==> flow/design.v <==
module RegFile(  
   input clk,
   input reset,
   input [3:0] A1,
   input [3:0] A2,
   input [3:0] A3,    
   input [31:0] WD3,  
   input RegWrite,    
   input [31:0] PCPlus8,    
   output [31:0] RD1,    
   output [31:0] RD2    
   );
   reg[31:0] R[15:0]; 
   integer i;
   always @ (posedge clk or posedge reset)
   begin   
         if (reset) 
         begin
            for (i=0; i<16 ;i=i+1)
            begin
				R[i] <= 32'b0;
            end
         end
         else 
         begin         
            if(RegWrite == 1'b1) begin  
               R[A3] <= WD3;
            end
            R[15] <= PCPlus8;
         end
   end
   assign RD1 = R[A1];
   assign RD2 = R[A2];
endmodule
Tool chain data of RegFile
Each step is given for the RTL above and for the edited RTL.
"before" refers to lines of the RTL above, "after" to lines of the edited file.
"diff": "after" minus "before" as printed here. "change_rel_pct": 100 x difference / "before".
Library cell names are shortened.
{"block": "design", "top_module": "RegFile", "clock": "clk", "lib": "sky130hd", "lib_corner": "tt_025C_1v80"}

Edit of the RTL
Unified diff, file above to edited file.
A script made this edit. It changes what the design does and was not meant as an optimisation.
begin of diff
@@ -7,8 +7,10 @@
    input [31:0] WD3,  
    input RegWrite,    
-   input [31:0] PCPlus8,    
+   input [31:0] PCPlus8_i,    
    output [31:0] RD1,    
    output [31:0] RD2    
    );
+   reg [31:0] PCPlus8;
+   always @(posedge clk) PCPlus8 <= PCPlus8_i;
    reg[31:0] R[15:0]; 
    integer i;
end of diff

After elaboration
Counts by Yosys on the flattened word-level netlist (proc, flatten, opt, wreduce). Print and check cells are left out. Cells with the same type and inputs are merged into one.
{"block": "bits", "element": "register_bits", "before": 512, "after": 544, "diff": 32, "change_rel_pct": 6.25}
{"block": "bits", "element": "inputBits", "before": 79, "after": 79, "diff": 0, "change_rel_pct": 0.00}
{"block": "bits", "element": "output_inout_bits", "before": 64, "after": 64, "diff": 0, "change_rel_pct": 0.00}
{"block": "bits", "element": "word_cells", "before": 80, "after": 81, "diff": 1, "change_rel_pct": 1.25}
{"block": "classes", "element": "equal", "before": 44, "after": 44, "diff": 0, "change_rel_pct": 0.00}
{"block": "classes", "element": "muxes", "before": 2, "after": 2, "diff": 0, "change_rel_pct": 0.00}
{"block": "classes", "element": "reduce_and_logical", "before": 18, "after": 18, "diff": 0, "change_rel_pct": 0.00}
{"block": "ops", "op": "4-bit equality test with constant B", "before": 23, "after": 23, "diff": 0, "change_rel_pct": 0.00}
{"block": "ops", "op": "2-bit AND reduction", "before": 15, "after": 15, "diff": 0, "change_rel_pct": 0.00}
{"block": "ops", "op": "4-bit by 3-bit equality test with 1-bit output with constant B", "before": 12, "after": 12, "diff": 0, "change_rel_pct": 0.00}
{"block": "ops", "op": "4-bit by 2-bit equality test with 1-bit output with constant B", "before": 6, "after": 6, "diff": 0, "change_rel_pct": 0.00}
{"block": "ops", "op": "4-bit by 1-bit equality test with 1-bit output with constant B", "before": 3, "after": 3, "diff": 0, "change_rel_pct": 0.00}
{"block": "ops", "op": "4-bit logical NOT", "before": 3, "after": 3, "diff": 0, "change_rel_pct": 0.00}
{"block": "ops", "op": "32-bit parallel mux with 16-bit select", "before": 2, "after": 2, "diff": 0, "change_rel_pct": 0.00}

Logic depth
Yosys ltp: most cells in a row. Word level: on the elaborated netlist, between registers, memories and ports. Mapped: between sequential cells and ports; inverters and the memories' decode and read muxes count.
{"block": "depth", "element": "ltp_word", "before": 2, "after": 2, "diff": 0, "change_rel_pct": 0.00}
{"block": "depth", "element": "abc_area", "before": "0", "after": "0"}
{"block": "depth", "element": "depth_mapped", "before": 9, "after": 8, "diff": -1, "change_rel_pct": -11.11}
{"block": "depth", "element": "mapped_depth_nobuf", "before": 5, "after": 5, "diff": 0, "change_rel_pct": 0.00}

Netlist
Source: synth_stat.txt of the flow (Yosys; design flattened, memories mapped). It holds for the ABC_AREA given above (unset counts as 0); a run with the other value may have another netlist.
{"block": "mapped", "element": "cells", "before": 2332, "after": 2304, "diff": -28, "change_rel_pct": -1.20}
{"block": "mapped", "element": "mapped_area_mm2", "before": 0.0270872, "after": 0.0273587, "diff": 0.0002715, "change_rel_pct": 1.00}
{"block": "mapped", "element": "sequential_area_mm2", "before": 0.0128123, "after": 0.0134529, "diff": 0.0006406, "change_rel_pct": 5.00}
{"block": "mapped", "element": "flip_flops", "before": 512, "after": 544, "diff": 32, "change_rel_pct": 6.25}
{"block": "mapped", "element": "n_buf", "before": 230, "after": 241, "diff": 11, "change_rel_pct": 4.78}
{"block": "by_type", "type": "a22oi_1", "before": 136, "after": 233, "diff": 97, "change_rel_pct": 71.32}
{"block": "by_type", "type": "mux2i_1", "before": 94, "after": 35, "diff": -59, "change_rel_pct": -62.77}
{"block": "by_type", "type": "nor2_1", "before": 102, "after": 65, "diff": -37, "change_rel_pct": -36.27}
{"block": "by_type", "type": "a31oi_1", "before": 49, "after": 12, "diff": -37, "change_rel_pct": -75.51}
{"block": "by_type", "type": "mux2_1", "before": 43, "after": 11, "diff": -32, "change_rel_pct": -74.42}
{"block": "by_type", "type": "dfxtp_1", "before": 0, "after": 32, "diff": 32}
{"block": "by_type", "type": "a21oi_1", "before": 90, "after": 60, "diff": -30, "change_rel_pct": -33.33}
{"block": "by_type", "type": "o21ai_0", "before": 41, "after": 11, "diff": -30, "change_rel_pct": -73.17}
{"block": "by_type", "type": "clkbuf_1", "before": 92, "after": 121, "diff": 29, "change_rel_pct": 31.52}
{"block": "by_type", "type": "o211ai_1", "before": 1, "after": 28, "diff": 27, "change_rel_pct": 2700.00}
{"block": "by_type", "type": "a211o_1", "before": 3, "after": 27, "diff": 24, "change_rel_pct": 800.00}
{"block": "by_type", "type": "nand2_1", "before": 82, "after": 59, "diff": -23, "change_rel_pct": -28.05}
{"block": "by_type", "type": "o22a_1", "before": 9, "after": 31, "diff": 22, "change_rel_pct": 244.44}
{"block": "by_type", "type": "o32a_1", "before": 4, "after": 26, "diff": 22, "change_rel_pct": 550.00}
{"block": "by_type", "type": "a21boi_0", "before": 0, "after": 21, "diff": 21}
{"block": "by_type", "type": "buf_4", "before": 17, "after": 0, "diff": -17, "change_rel_pct": -100.00}
{"block": "by_type", "type": "o221ai_1", "before": 25, "after": 11, "diff": -14, "change_rel_pct": -56.00}
{"block": "by_type", "type": "nor2b_1", "before": 47, "after": 34, "diff": -13, "change_rel_pct": -27.66}
Not every row of either side is listed.

Path before layout
Source: OpenSTA report_checks on the synthesized netlist (no wires, ideal clock, input and output delay 20% of the period each), path of least setup slack; recovery checks are left aside. Register names are those of the netlist, which keeps one name where synthesis merged equal registers.
{"block": "synth_path", "element": "kind", "before": "in2out", "after": "in2out"}
{"block": "synth_path", "element": "startpoint", "before": "input A2[1]", "after": "input A1[3]"}
{"block": "synth_path", "element": "endpoint", "before": "output RD2[19]", "after": "output RD1[10]"}
{"block": "synth_path", "element": "tclk_ns", "before": 6.0, "after": 6.0, "diff": 0.0, "change_rel_pct": 0.00}
{"block": "synth_path", "element": "in_delay_ns", "before": 1.200, "after": 1.200, "diff": 0.000, "change_rel_pct": 0.00}
{"block": "synth_path", "element": "output_delay_ns", "before": 1.200, "after": 1.200, "diff": 0.000, "change_rel_pct": 0.00}
{"block": "synth_path", "element": "launch_ns", "before": 1.200, "after": 1.200, "diff": 0.000, "change_rel_pct": 0.00}
{"block": "synth_path", "element": "arrival_ns", "before": 2.536, "after": 2.635, "diff": 0.099, "change_rel_pct": 3.90}
{"block": "synth_path", "element": "required_time_ns", "before": 4.800, "after": 4.800, "diff": 0.000, "change_rel_pct": 0.00}
{"block": "synth_path", "element": "path_slack_ns", "before": 2.264, "after": 2.165, "diff": -0.099}
{"block": "synth_path", "element": "path_delay_ns", "before": 1.336, "after": 1.435, "diff": 0.099, "change_rel_pct": 7.41}
{"block": "synth_path", "element": "stages", "before": 6, "after": 7, "diff": 1, "change_rel_pct": 16.67}
{"block": "synth_path", "element": "path_buffers", "before": 3, "after": 4, "diff": 1, "change_rel_pct": 33.33}
{"block": "synth_path", "element": "period_less_setup_slack_ns", "before": 3.736, "after": 3.835, "diff": 0.099, "change_rel_pct": 2.65}
"path_delay_ns" = arrival - input delay + setup time.
At an output port there is no setup time.
"stages" counts driving pins, that of a launching flip-flop among them; a cell with two outputs on the path counts twice.
"period_less_setup_slack_ns" = period - worst setup slack (recovery checks aside). The figure is calculated, with input and output delays left at 20% of the set period.
Between the ends stands the longest chain of elaborated cells between them, by number of cells; it is not shown to be the way that was timed. Of several equally long chains one is given.
Each line given opens the expression or statement behind the cell; cells for indexed reads and writes are added by Yosys, which also makes memories of some case tables.
{"block": "synth_between_before", "path_cell_list": "buf_6 > buf_4 > clkbuf_1 > mux2_2 > a222oi_1 > a31oi_1", "elab_chain_cells": 2, "cone_cells": 17, "cone_lines": 1, "classes_between": "15 x eq/ne; 1 x mux; 1 x reduce/logical"}
{"block": "synth_lines_before", "element": "start: declaration", "line_no": 5, "rtl": "input [3:0] A2,"}
{"block": "synth_lines_before", "element": "4-bit equality test", "line_no": 33, "rtl": "assign RD2 = R[A2];"}
{"block": "synth_lines_before", "element": "32-bit parallel mux with 16-bit select", "line_no": 33}
{"block": "synth_lines_before", "element": "end: declaration", "line_no": 11, "rtl": "output [31:0] RD2"}
{"block": "synth_between_after", "path_cell_list": "buf_2 > buf_2 > buf_2 > buf_2 > mux2i_1 > o22ai_1 > o32a_1", "elab_chain_cells": 2, "cone_cells": 17, "cone_lines": 1, "classes_between": "15 x eq/ne; 1 x mux; 1 x reduce/logical"}
{"block": "synth_lines_after", "element": "start: declaration", "line_no": 4, "rtl": "input [3:0] A1,"}
{"block": "synth_lines_after", "element": "4-bit equality test", "line_no": 34, "rtl": "assign RD1 = R[A1];"}
{"block": "synth_lines_after", "element": "32-bit parallel mux with 16-bit select", "line_no": 34}
{"block": "synth_lines_after", "element": "end: declaration", "line_no": 10, "rtl": "output [31:0] RD1,"}

Worst path after layout
Path of least setup slack in the final report of each run of set A (OpenROAD, finished layout, wires in). Where an end is a register, its clock arrival counts in the times.
{"block": "layout_path", "element": "kind", "before": "in2out", "after": "in2out"}
{"block": "layout_path", "element": "startpoint", "before": "input A2[3]", "after": "input A1[0]"}
{"block": "layout_path", "element": "endpoint", "before": "output RD2[31]", "after": "output RD1[19]"}
{"block": "layout_path", "element": "tclk_ns", "before": 5.61, "after": 5.61, "diff": 0.00, "change_rel_pct": 0.00}
{"block": "layout_path", "element": "in_delay_ns", "before": 1.12, "after": 1.12, "diff": 0.00, "change_rel_pct": 0.00}
{"block": "layout_path", "element": "output_delay_ns", "before": 1.12, "after": 1.12, "diff": 0.00, "change_rel_pct": 0.00}
{"block": "layout_path", "element": "launch_ns", "before": 1.12, "after": 1.12, "diff": 0.00, "change_rel_pct": 0.00}
{"block": "layout_path", "element": "arrival_ns", "before": 3.94, "after": 4.14, "diff": 0.20, "change_rel_pct": 5.08}
{"block": "layout_path", "element": "required_time_ns", "before": 4.49, "after": 4.49, "diff": 0.00, "change_rel_pct": 0.00}
{"block": "layout_path", "element": "path_slack_ns", "before": 0.55, "after": 0.35, "diff": -0.20}
{"block": "layout_path", "element": "stages", "before": 6, "after": 7, "diff": 1, "change_rel_pct": 16.67}
{"block": "layout_path", "element": "path_buffers", "before": 2, "after": 3, "diff": 1, "change_rel_pct": 50.00}
Between the ends stands the longest chain of elaborated cells between them, by number of cells; it is not shown to be the way that was timed. Of several equally long chains one is given.
{"block": "layout_between_before", "path_cell_list": "buf_2 > or3_1 > a21oi_1 > a2111oi_0 > a21oi_1 > clkdlybuf4s50_1", "elab_chain_cells": 2, "cone_cells": 17, "cone_lines": 1, "classes_between": "15 x eq/ne; 1 x mux; 1 x reduce/logical"}
{"block": "layout_lines_before", "element": "start: declaration", "line_no": 5, "rtl": "input [3:0] A2,"}
{"block": "layout_lines_before", "element": "4-bit equality test", "line_no": 33, "rtl": "assign RD2 = R[A2];"}
{"block": "layout_lines_before", "element": "32-bit parallel mux with 16-bit select", "line_no": 33}
{"block": "layout_lines_before", "element": "end: declaration", "line_no": 11, "rtl": "output [31:0] RD2"}
{"block": "layout_between_after", "path_cell_list": "clkdlybuf4s50_1 > nand2_1 > nor3_4 > buf_4 > a211o_1 > o32a_1 > clkdlybuf4s50_1", "elab_chain_cells": 2, "cone_cells": 17, "cone_lines": 1, "classes_between": "15 x eq/ne; 1 x mux; 1 x reduce/logical"}
{"block": "layout_lines_after", "element": "start: declaration", "line_no": 4, "rtl": "input [3:0] A1,"}
{"block": "layout_lines_after", "element": "4-bit equality test", "line_no": 34, "rtl": "assign RD1 = R[A1];"}
{"block": "layout_lines_after", "element": "32-bit parallel mux with 16-bit select", "line_no": 34}
{"block": "layout_lines_after", "element": "end: declaration", "line_no": 10, "rtl": "output [31:0] RD1,"}

Measured runs
Runs of the flow (Yosys, OpenROAD) on both versions; the two runs of a pair have the same settings. The constraints put input and output delay at 20% of the set period each and load the outputs with 0.01 pF.
{"block": "flow_settings_set_A", "CORE_UTILIZATION": 50, "period_ns": 5.61, "CAP_MARGIN": 20, "CORE_MARGIN": 2, "SLEW_MARGIN": 20}
{"block": "results_set_A", "element": "synthesis_area_mm2", "before": 0.0270872, "after": 0.0273587, "diff": 0.0002715, "change_rel_pct": 1.00}
{"block": "results_set_A", "element": "design.die.area_mm2", "before": 0.0560529, "after": 0.0566035, "diff": 0.0005506, "change_rel_pct": 0.98}
{"block": "results_set_A", "element": "layout_stdcell_area_mm2", "before": 0.0312587, "after": 0.0318443, "diff": 0.0005856, "change_rel_pct": 1.87}
{"block": "results_set_A", "element": "fin_util_frac", "before": 0.582, "after": 0.591, "diff": 0.009}
{"block": "results_set_A", "element": "fin_ws_ns", "before": 0.548, "after": 0.350, "diff": -0.198}
{"block": "results_set_A", "element": "setup_tns_ns", "before": 0.000, "after": 0.000, "diff": 0.000}
{"block": "results_set_A", "element": "fin_hold_ws_ns", "before": 0.515, "after": 0.324, "diff": -0.191}
{"block": "results_set_A", "element": "totalPower_uw", "before": 11454, "after": 11864, "diff": 410, "change_rel_pct": 3.58}
{"block": "results_set_A", "element": "timing.achieved_period_ns", "before": 5.062, "after": 5.260, "diff": 0.198, "change_rel_pct": 3.91}
{"block": "flow_settings_set_B", "ABC_AREA": 0, "CELL_PAD_IN_SITES_DETAIL_PLACEMENT": 1, "CORE_MARGIN": 4, "CORE_UTILIZATION": 30, "CTS_CLUSTER_SIZE": 52, "PLACE_DENSITY_LB_ADDON": 0.07, "SETUP_SLACK_MARGIN": 0.87, "period_ns": 5.98, "CAP_MARGIN": 20, "SLEW_MARGIN": 20}
{"block": "results_set_B", "element": "synthesis_area_mm2", "before": 0.0270872, "after": 0.0273587, "diff": 0.0002715, "change_rel_pct": 1.00}
{"block": "results_set_B", "element": "design.die.area_mm2", "before": 0.095163, "after": 0.0960907, "diff": 0.0009277, "change_rel_pct": 0.97}
{"block": "results_set_B", "element": "layout_stdcell_area_mm2", "before": 0.0323185, "after": 0.0329316, "diff": 0.0006131, "change_rel_pct": 1.90}
{"block": "results_set_B", "element": "fin_util_frac", "before": 0.363, "after": 0.365, "diff": 0.002}
{"block": "results_set_B", "element": "fin_ws_ns", "before": 0.860, "after": 0.852, "diff": -0.008}
{"block": "results_set_B", "element": "setup_tns_ns", "before": 0.000, "after": 0.000, "diff": 0.000}
{"block": "results_set_B", "element": "fin_hold_ws_ns", "before": 0.519, "after": 0.325, "diff": -0.194}
{"block": "results_set_B", "element": "totalPower_uw", "before": 11353, "after": 11750, "diff": 397, "change_rel_pct": 3.50}
{"block": "results_set_B", "element": "timing.achieved_period_ns", "before": 5.120, "after": 5.128, "diff": 0.008, "change_rel_pct": 0.16}
"timing.achieved_period_ns" means the clock period less the worst setup slack. The figure is calculated, with input and output delays left at 20% of the set period.
"totalPower_uw" rests on the timing tool's default activity at the inputs, not on a simulated workload.
